==> flow/design.v <==
module top #(parameter WIDTH = 32)
(
	input				   clk,
	input				   rst,
	input 				   div_ready,
	input 				   div_datavalid_i,
	input 	   [WIDTH-1:0] div_dividend_i,
	input 	   [WIDTH-1:0] div_divisor_i,
	output reg 		 	   div_doing_o,
	output reg 		 	   div_qrvalid_o,
	output reg [WIDTH-1:0] div_quotient_o,
	output reg [WIDTH-1:0] div_remainder_o
);
reg [2*WIDTH  :0] div_remainder_r 	[WIDTH-1:0];
reg [2*WIDTH-1:0] div_divisor_r   	[WIDTH-1:0];
reg [  WIDTH-1:0] div_quotient_r  	[WIDTH-1:0];
reg               div_data_valid_r 	[WIDTH-1:0];
reg 		 	  div_qrvalid_r;
reg [WIDTH-1:0]   div_quotiento_r;
reg [WIDTH-1:0]   div_remaindero_r;
always @(posedge clk) begin
    if (rst) begin
    	div_doing_o <= 1'b0;
    end
    else if (div_qrvalid_o) begin
      	div_doing_o <= 1'b0;
    end
    else if(div_datavalid_i) begin
      	div_doing_o <= 1'b1;
    end
end
always @(posedge clk ) begin
	if (rst) begin
    	div_quotient_o 	<= 1'b0;
		div_remainder_o	<= 0;
		div_qrvalid_o	<=0;
    end
	else if (div_ready)begin
		div_quotient_o 	<= 1'b0;
		div_remainder_o	<= 0;
		div_qrvalid_o	<=0;
	end
	else if(div_qrvalid_r)begin
		div_quotient_o 	<= div_quotiento_r;
		div_remainder_o	<= div_remaindero_r;
		div_qrvalid_o	<= div_qrvalid_r;
	end
end
genvar div_m_var;
always @ (posedge clk ) begin
	if (rst) begin
		div_remainder_r	[0] <= {2*WIDTH+1{1'b0}};
		div_divisor_r  	[0] <= {2*WIDTH  {1'b0}};
		div_quotient_r 	[0] <= {  WIDTH  {1'b0}};
		div_data_valid_r[0] <=            1'b0  ;
	end else if (div_datavalid_i) begin
		if (|div_divisor_i) begin 
			div_remainder_r	[0] 	<= (div_dividend_i<<1) - (div_divisor_i<<WIDTH);
			div_divisor_r  	[0] 	<= div_divisor_i<<WIDTH;
			div_quotient_r 	[0] 	<= {  WIDTH  {1'b0}};
			div_data_valid_r[0] 	<=            1'b1  ;
		end else begin
			div_remainder_r	[0] 	<= {2*WIDTH+1{1'b0}};
			div_divisor_r  	[0] 	<= {2*WIDTH  {1'b0}};
			div_quotient_r 	[0] 	<= {  WIDTH  {1'b0}};
			div_data_valid_r[0] 	<=            1'b0  ;
		end
	end else begin
		div_remainder_r	[0]		<= {2*WIDTH+1{1'b0}};
		div_divisor_r  	[0]		<= {2*WIDTH  {1'b0}};
		div_quotient_r 	[0]		<= {  WIDTH  {1'b0}};
		div_data_valid_r[0]		<=            1'b0  ;
	end
end
generate
for (div_m_var=1;div_m_var<WIDTH;div_m_var=div_m_var+1) begin: calculate_cycle
	always @ (posedge clk ) begin
		if (rst) begin
			div_remainder_r[div_m_var] 	<= {2*WIDTH+1{1'b0}};
			div_divisor_r  [div_m_var] 	<= {2*WIDTH  {1'b0}};
			div_quotient_r [div_m_var] 	<= {  WIDTH  {1'b0}};
			div_data_valid_r[div_m_var] <=            1'b0  ;
		end else if (div_data_valid_r[div_m_var-1]) begin
			if (div_remainder_r[div_m_var-1][2*WIDTH]) begin 
				div_remainder_r[div_m_var] <= ((div_remainder_r[div_m_var-1]+div_divisor_r[div_m_var-1])<<1) - div_divisor_r[div_m_var-1];
				div_divisor_r  [div_m_var] <= div_divisor_r  [div_m_var-1];
				div_quotient_r [div_m_var] <= div_quotient_r [div_m_var-1]<<1 ;
				div_data_valid_r[div_m_var] <= div_data_valid_r[div_m_var-1];
			end else begin 
				div_remainder_r[div_m_var] <= (div_remainder_r[div_m_var-1]<<1) - div_divisor_r[div_m_var-1];
				div_divisor_r  [div_m_var] <= div_divisor_r  [div_m_var-1];
				div_quotient_r [div_m_var] <= (div_quotient_r [div_m_var-1]<<1) + 1'b1;
				div_data_valid_r[div_m_var] <= div_data_valid_r[div_m_var-1];
			end
		end else begin
			div_remainder_r[div_m_var] <= div_remainder_r[div_m_var-1];
			div_divisor_r  [div_m_var] <= div_divisor_r  [div_m_var-1];
			div_quotient_r [div_m_var] <= div_quotient_r [div_m_var-1];
			div_data_valid_r[div_m_var] <= div_data_valid_r[div_m_var-1];
		end
	end
end
endgenerate
always @ (posedge clk ) begin
	if (rst) begin
		div_remaindero_r <= {WIDTH{1'b0}};
		div_remaindero_r  <= {WIDTH{1'b0}};
		div_qrvalid_r  <=        1'b0  ;
	end else if (div_data_valid_r[WIDTH-1]) begin
		if (div_remainder_r[WIDTH-1][2*WIDTH]) begin
			div_remaindero_r <= (div_remainder_r[WIDTH-1]+div_divisor_r[WIDTH-1])>>WIDTH;
			div_quotiento_r  <= div_quotient_r [WIDTH-1]<<1;
			div_qrvalid_r  <= div_data_valid_r[WIDTH-1];
		end else begin
			div_remaindero_r <= div_remainder_r[WIDTH-1]>>WIDTH;
			div_quotiento_r  <= (div_quotient_r [WIDTH-1]<<1) + 1'b1;
			div_qrvalid_r  <= div_data_valid_r[WIDTH-1];
		end
	end else begin
			div_qrvalid_r  <= div_data_valid_r[WIDTH-1];
	end
end
endmodule
# --- Step by step through the tools: top ---
# What the tools print for top, step after step.
# Line numbers count from 1 in the design file above.
# Operators carry their Yosys type and port widths (W data, S select, Z words).
design:
  top_module: "top"
  clock: "clk"
  library: "sky130hd"
  lib_corner: "tt_025C_1v80"

# --- Elaborated design ---
# Counts by Yosys on the flattened word-level netlist (proc, flatten, opt, wreduce). Print and check cells are left out. Cells with the same type and inputs are merged into one.
op_classes:
  addsub: 126
  mul: 0
  div_mod_pow: 0
  n_cmp: 0
  equal: 0
  shift: 0
  mux: 126
  n_logic: 4
  n_reduce_logical: 7
ops:
  columns: ["operator", "n"]
  rows:
  - ["$sub A65 B64 Y65", 62]
  - ["$mux W65", 62]
  - ["$add A64 B64 Y64", 32]
  - ["$mux W31", 58]
  - ["$add A31 B1 Y31 const B", 29]
  - ["$sub A33 B64 Y65", 1]
  - ["$mux W32", 2]
  - ["$add A32 B1 Y32 const B", 1]
  - ["$reduce_or A32 Y1", 1]
  - ["$reduce_or A2 Y1", 4]
  - ["$mux W3", 2]
  - ["$not A1 Y1", 4]
  - ["$add A2 B1 Y3 const B", 1]
  - ["$reduce_or A3 Y1", 1]
  - ["$reduce_and A2 Y1", 1]
  - ["$mux W1", 2]
bits:
  reg_bits: 4198
  latch_bits: 0
  ramBits: 0
  rom_bits: 0
  clocked_rd_ports_x_width: 0
  memories: 0

# --- Longest topological paths ---
# Longest topological path by Yosys (ltp), each cell counted once; first at word level (registers and memories cut), then after technology mapping (sequential cells cut; the memories' decode and read muxes count).
depth:
  depth_word: 4
  abc_area: 0
  mapped_depth: 29

# --- Mapped cells and area ---
# Yosys stat after the flow's synthesis: flattened, memories mapped to cells. It holds for the ABC_AREA given above (unset counts as 0); a run with the other value may have another netlist.
# The area totals of this step are shown rounded.
mapped:
  cell_count: 24528
  synth_area_um2: 208000
  sequential_area_um2: 65100
  ff_cells: 3235
  buf_cells: 851
by_type:
  columns: ["cell_type", "n", "area_total_um2"]
  rows:
  - ["sky130_fd_sc_hd__dfxtp_1", 3203, 6.41E+04]
  - ["sky130_fd_sc_hd__ha_1", 1986, 2.48E+04]
  - ["sky130_fd_sc_hd__mux2i_1", 1671, 1.67E+04]
  - ["sky130_fd_sc_hd__nor2_1", 3878, 1.46E+04]
  - ["sky130_fd_sc_hd__xnor2_1", 1128, 9.88E+03]
  - ["sky130_fd_sc_hd__mux2_2", 773, 8.7E+03]
  - ["sky130_fd_sc_hd__a21oi_1", 1694, 8.48E+03]
  - ["sky130_fd_sc_hd__a21o_1", 1041, 7.81E+03]
  - ["sky130_fd_sc_hd__inv_1", 1641, 6.16E+03]
  - ["sky130_fd_sc_hd__xor2_1", 511, 4.48E+03]
  - ["sky130_fd_sc_hd__o21ai_0", 808, 4.04E+03]
  - ["sky130_fd_sc_hd__nand2_1", 1012, 3.8E+03]
  - ["sky130_fd_sc_hd__clkbuf_1", 708, 2.66E+03]
  - ["sky130_fd_sc_hd__nor2b_1", 325, 2033.2]
  - ["sky130_fd_sc_hd__a211oi_1", 259, 1.94E+03]
  - ["sky130_fd_sc_hd__o21bai_1", 257, 1929.35]
  - ["sky130_fd_sc_hd__nand3_1", 349, 1.75E+03]
  - ["sky130_fd_sc_hd__nand2b_1", 276, 1.73E+03]
# Other cell types: 82; their cells: 3008.

# --- Worst setup path after synthesis ---
# OpenSTA on the mapped netlist: ideal clock, no wires. The path of least setup slack (recovery checks aside). Input and output delay are each 20% of the period. Register names are those of the netlist, which keeps one name where synthesis merged equal registers.
synth_timing:
  path_kind: "register to register"
  from: "register div_remainder_r[1][32]"
  to: "register div_remainder_r[2][64]"
  tclk_ps: 7500
  setup_ps: 120
  t_first_pin_ps: 0
  arrival_ps: 5403
  t_required_ps: 7380
  slack_ps: 1978
  path_delay_ps: 5523
  stages: 26
  path_buffers: 0
  synth_period_reached_ps: 5522
# "path_delay_ps" is the arrival time less input delay plus setup time.
# "stages": output pins that drive a net of the path, with the launching flip-flop's if there is one; two outputs of one cell count as two.
# "synth_period_reached_ps" = period - worst setup slack (recovery checks aside). The figure is calculated, with input and output delays left at 20% of the set period.
# The rows between start and end are the longest chain of elaborated cells between them; the timing report does not say that the signal goes this way. Where chains are equally long, one stands for them.
# A line is the first line of the expression or statement that the cell stems from. Yosys adds cells for indexed reads and writes and turns some case tables into memories.
# A register here has more assigning lines than the two given.
synth_via:
  cell_sequence: "sky130_fd_sc_hd__dfxtp_1 -> sky130_fd_sc_hd__ha_1 -> sky130_fd_sc_hd__inv_1 -> sky130_fd_sc_hd__fa_1 -> sky130_fd_sc_hd__nor2b_1 -> sky130_fd_sc_hd__o21a_1 -> sky130_fd_sc_hd__o21ai_0 -> sky130_fd_sc_hd__a31oi_1 -> sky130_fd_sc_hd__a31oi_1 -> sky130_fd_sc_hd__o31a_1 -> sky130_fd_sc_hd__a2bb2oi_1 -> sky130_fd_sc_hd__a21oi_1 -> sky130_fd_sc_hd__a31oi_1 -> sky130_fd_sc_hd__o21ai_0 -> sky130_fd_sc_hd__xnor2_1 -> sky130_fd_sc_hd__mux2_2 -> sky130_fd_sc_hd__ha_1 -> sky130_fd_sc_hd__and4_1 -> sky130_fd_sc_hd__and2_1 -> sky130_fd_sc_hd__o21ai_0 -> sky130_fd_sc_hd__o21ai_1 -> sky130_fd_sc_hd__or4b_1 -> sky130_fd_sc_hd__a31oi_1 -> sky130_fd_sc_hd__xnor2_1 -> sky130_fd_sc_hd__and3_1 -> sky130_fd_sc_hd__o31a_1"
  elab_chain_len: 4
synth_rtl:
  columns: ["item", "line", "source"]
  rows:
  - ["from (decl)", 14, "reg [2*WIDTH :0] div_remainder_r [WIDTH-1:0];"]
  - ["from (assign)", 85, "div_remainder_r[div_m_var] <= ((div_remainder_r[div_m_var-1]+div_divisor_r[div_m_var-1])<<1) - div_divisor_r[d ..."]
  - ["from (assign)", 90, "div_remainder_r[div_m_var] <= (div_remainder_r[div_m_var-1]<<1) - div_divisor_r[div_m_var-1];"]
  - ["$add A64 B64 Y64", 85, null]
  - ["$sub A65 B64 Y65", 85, null]
  - ["$mux W65", 84, "if (div_remainder_r[div_m_var-1][2*WIDTH]) begin"]
  - ["$mux W65", 83, "end else if (div_data_valid_r[div_m_var-1]) begin"]
  - ["to (assign)", 85, null]
  - ["to (assign)", 90, null]
  - ["to (decl)", 14, null]

# --- Path in the finished layout ---
# Path of least setup slack in the final report of run 1 (OpenROAD, finished layout, wires in). Where an end is a register, its clock arrival counts in the times.
# The report prints the path's times to 10 ps; the period is as set.
layout_timing:
  path_kind: "register to register"
  from: "register div_divisor_r[13][32]"
  to: "register div_remainder_r[14][64]"
  tclk_ps: 6580
  setup_ps: 70
  t_first_pin_ps: 970
  arrival_ps: 6500
  t_required_ps: 7470
  slack_ps: 960
  stages: 27
  path_buffers: 0
# The rows between start and end are the longest chain of elaborated cells between them; the timing report does not say that the signal goes this way. Where chains are equally long, one stands for them.
# A register here has more assigning lines than the two given.
layout_via:
  cell_sequence: "sky130_fd_sc_hd__dfxtp_4 -> sky130_fd_sc_hd__ha_4 -> sky130_fd_sc_hd__inv_2 -> sky130_fd_sc_hd__fa_2 -> sky130_fd_sc_hd__nor2b_2 -> sky130_fd_sc_hd__o21ai_2 -> sky130_fd_sc_hd__a21boi_2 -> sky130_fd_sc_hd__o21ai_2 -> sky130_fd_sc_hd__a31o_4 -> sky130_fd_sc_hd__a211oi_4 -> sky130_fd_sc_hd__o21a_1 -> sky130_fd_sc_hd__nor2_1 -> sky130_fd_sc_hd__o21bai_1 -> sky130_fd_sc_hd__a21oi_1 -> sky130_fd_sc_hd__xnor2_1 -> sky130_fd_sc_hd__mux2_4 -> sky130_fd_sc_hd__ha_4 -> sky130_fd_sc_hd__and3_4 -> sky130_fd_sc_hd__nand3_2 -> sky130_fd_sc_hd__o211a_1 -> sky130_fd_sc_hd__o41a_1 -> sky130_fd_sc_hd__o21a_1 -> sky130_fd_sc_hd__o21a_2 -> sky130_fd_sc_hd__o211ai_1 -> sky130_fd_sc_hd__o41ai_2 -> sky130_fd_sc_hd__or4b_1 -> sky130_fd_sc_hd__a31oi_1"
  elab_chain_len: 4
layout_rtl:
  columns: ["item", "line", "source"]
  rows:
  - ["from (decl)", 15, "reg [2*WIDTH-1:0] div_divisor_r [WIDTH-1:0];"]
  - ["from (assign)", 86, "div_divisor_r [div_m_var] <= div_divisor_r [div_m_var-1];"]
  - ["from (assign)", 91, "div_divisor_r [div_m_var] <= div_divisor_r [div_m_var-1];"]
  - ["$add A64 B64 Y64", 85, "div_remainder_r[div_m_var] <= ((div_remainder_r[div_m_var-1]+div_divisor_r[div_m_var-1])<<1) - div_divisor_r[d ..."]
  - ["$sub A65 B64 Y65", 85, null]
  - ["$mux W65", 84, "if (div_remainder_r[div_m_var-1][2*WIDTH]) begin"]
  - ["$mux W65", 83, "end else if (div_data_valid_r[div_m_var-1]) begin"]
  - ["to (assign)", 85, null]
  - ["to (assign)", 90, "div_remainder_r[div_m_var] <= (div_remainder_r[div_m_var-1]<<1) - div_divisor_r[div_m_var-1];"]
  - ["to (decl)", 14, "reg [2*WIDTH :0] div_remainder_r [WIDTH-1:0];"]

# Flow runs of top

4 stored runs of top in the flow (synthesis by Yosys, layout by OpenROAD, sky130hd cells), in arbitrary order. Constraints: input delay and output delay 20% of the set period each, output load 0.01 pF.
"period_reached_ps": clock period set for the run, less the worst setup slack. It is reckoned from that one timing run; input and output delays stay at 20% of the period that was set.
By "worst_path_ps" is meant the share of the clock period that the worst setup path is allowed (20% is reserved at inputs, 20% at outputs), minus its slack. Clock arrival times at its registers enter into it.
"power_uw" is the tool's figure for a default switching activity; nothing was simulated.
"worst_path_ps" is known to 10 ps.
The results are shown rounded.

--- run 1 ---
==> flow/run.sh <==
#!/bin/bash
# the make line also repeats the synthesis and layout settings of config.mk as NAME=value (left out here)
make -C /OpenROAD-flow-scripts/flow DESIGN_CONFIG=/design/flow/config.mk WORK_HOME=/design/flow/orfs CLKGATE_MAP_FILE= finish
==> flow/config.mk <==
export PLATFORM = sky130hd
export DESIGN_NAME = top
export DESIGN_NICKNAME = top
export VERILOG_FILES = /design/flow/design.v
export SDC_FILE = /design/flow/constraint.sdc
export NUM_CORES = 4
export LEC_CHECK = 0
export CAP_MARGIN = 20
export CORE_MARGIN = 2
export CORE_UTILIZATION = 40
export SETUP_SLACK_MARGIN = 0.96
export SLEW_MARGIN = 20
==> flow/constraint.sdc <==
create_clock -name core_clock -period 6.58 [get_ports {clk}]
set_input_delay 1.3160 -clock core_clock [delete_from_list [all_inputs] [get_ports {clk}]]
set_output_delay 1.3160 -clock core_clock [all_outputs]
set_load 0.01 [all_outputs]

==> results, as YAML <==
results:
  tns_setup_ps: 0
  layout_utilization_pct: 44.8
  worst_path_ps: 5620
  critical_path_kind: "register to register"
  fin_hold_ws_ps: 401
  dieArea_um2: 527000
  worstSetupSlack_ps: 961
  power_uw: 45900
  period_reached_ps: 5619
  yosys_chip_area_um2: 208000
  stdcell_area_um2: 233000

--- run 2 ---
==> flow/run.sh <==
#!/bin/bash
# the make line also repeats the synthesis and layout settings of config.mk as NAME=value (left out here)
make -C /OpenROAD-flow-scripts/flow DESIGN_CONFIG=/design/flow/config.mk WORK_HOME=/design/flow/orfs CLKGATE_MAP_FILE= finish
==> flow/config.mk <==
export PLATFORM = sky130hd
export DESIGN_NAME = top
export DESIGN_NICKNAME = top
export VERILOG_FILES = /design/flow/design.v
export SDC_FILE = /design/flow/constraint.sdc
export NUM_CORES = 4
export LEC_CHECK = 0
export CAP_MARGIN = 35
export CORE_ASPECT_RATIO = 0.54
export CORE_MARGIN = 2
export CORE_UTILIZATION = 40
export CTS_CLUSTER_DIAMETER = 256
export MIN_ROUTING_LAYER = met2
export SLEW_MARGIN = 25
export TNS_END_PERCENT = 65
==> flow/constraint.sdc <==
create_clock -name core_clock -period 7.5 [get_ports {clk}]
set_input_delay 1.5000 -clock core_clock [delete_from_list [all_inputs] [get_ports {clk}]]
set_output_delay 1.5000 -clock core_clock [all_outputs]
set_load 0.01 [all_outputs]

==> results, as YAML <==
outcome: "no results, routing failed with GRT-0116"

--- run 3 ---
==> flow/run.sh <==
#!/bin/bash
# the make line also repeats the synthesis and layout settings of config.mk as NAME=value (left out here)
make -C /OpenROAD-flow-scripts/flow DESIGN_CONFIG=/design/flow/config.mk WORK_HOME=/design/flow/orfs CLKGATE_MAP_FILE= finish
==> flow/config.mk <==
export PLATFORM = sky130hd
export DESIGN_NAME = top
export DESIGN_NICKNAME = top
export VERILOG_FILES = /design/flow/design.v
export SDC_FILE = /design/flow/constraint.sdc
export NUM_CORES = 4
export LEC_CHECK = 0
export CAP_MARGIN = 20
export CORE_MARGIN = 2
export CORE_UTILIZATION = 15
export SLEW_MARGIN = 20
==> flow/constraint.sdc <==
create_clock -name core_clock -period 6.58 [get_ports {clk}]
set_input_delay 1.3160 -clock core_clock [delete_from_list [all_inputs] [get_ports {clk}]]
set_output_delay 1.3160 -clock core_clock [all_outputs]
set_load 0.01 [all_outputs]

==> results, as YAML <==
results:
  layout_utilization_pct: 17.5
  period_reached_ps: 6106
  tns_setup_ps: 0
  worstSetupSlack_ps: 474
  dieArea_um2: 1400000
  fin_hold_ws_ps: 402
  yosys_chip_area_um2: 208000
  stdcell_area_um2: 242000
  worst_path_ps: 6110
  critical_path_kind: "register to register"
  power_uw: 43600

--- run 4 ---
==> flow/run.sh <==
#!/bin/bash
# the make line also repeats the synthesis and layout settings of config.mk as NAME=value (left out here)
make -C /OpenROAD-flow-scripts/flow DESIGN_CONFIG=/design/flow/config.mk WORK_HOME=/design/flow/orfs CLKGATE_MAP_FILE= finish
==> flow/config.mk <==
export PLATFORM = sky130hd
export DESIGN_NAME = top
export DESIGN_NICKNAME = top
export VERILOG_FILES = /design/flow/design.v
export SDC_FILE = /design/flow/constraint.sdc
export NUM_CORES = 4
export LEC_CHECK = 0
export ABC_AREA = 0
export CAP_MARGIN = 40
export CELL_PAD_IN_SITES_DETAIL_PLACEMENT = 1
export CELL_PAD_IN_SITES_GLOBAL_PLACEMENT = 2
export CORE_ASPECT_RATIO = 1.66
export CORE_MARGIN = 2
export CORE_UTILIZATION = 40
export CTS_CLUSTER_DIAMETER = 47
export GPL_TIMING_DRIVEN = 1
export HOLD_SLACK_MARGIN = -0.06
export MAX_ROUTING_LAYER = met4
export PLACE_DENSITY_LB_ADDON = 0.21
export SETUP_SLACK_MARGIN = -0.25
export SLEW_MARGIN = 35
==> flow/constraint.sdc <==
create_clock -name core_clock -period 7.5 [get_ports {clk}]
set_input_delay 1.5000 -clock core_clock [delete_from_list [all_inputs] [get_ports {clk}]]
set_output_delay 1.5000 -clock core_clock [all_outputs]
set_load 0.01 [all_outputs]

==> results, as YAML <==
results:
  worstSetupSlack_ps: 1170
  fin_hold_ws_ps: 404
  power_uw: 41100
  period_reached_ps: 6333
  dieArea_um2: 527000
  stdcell_area_um2: 231000
  layout_utilization_pct: 44.4
  worst_path_ps: 6330
  critical_path_kind: "register to register"
  tns_setup_ps: 0
  yosys_chip_area_um2: 208000
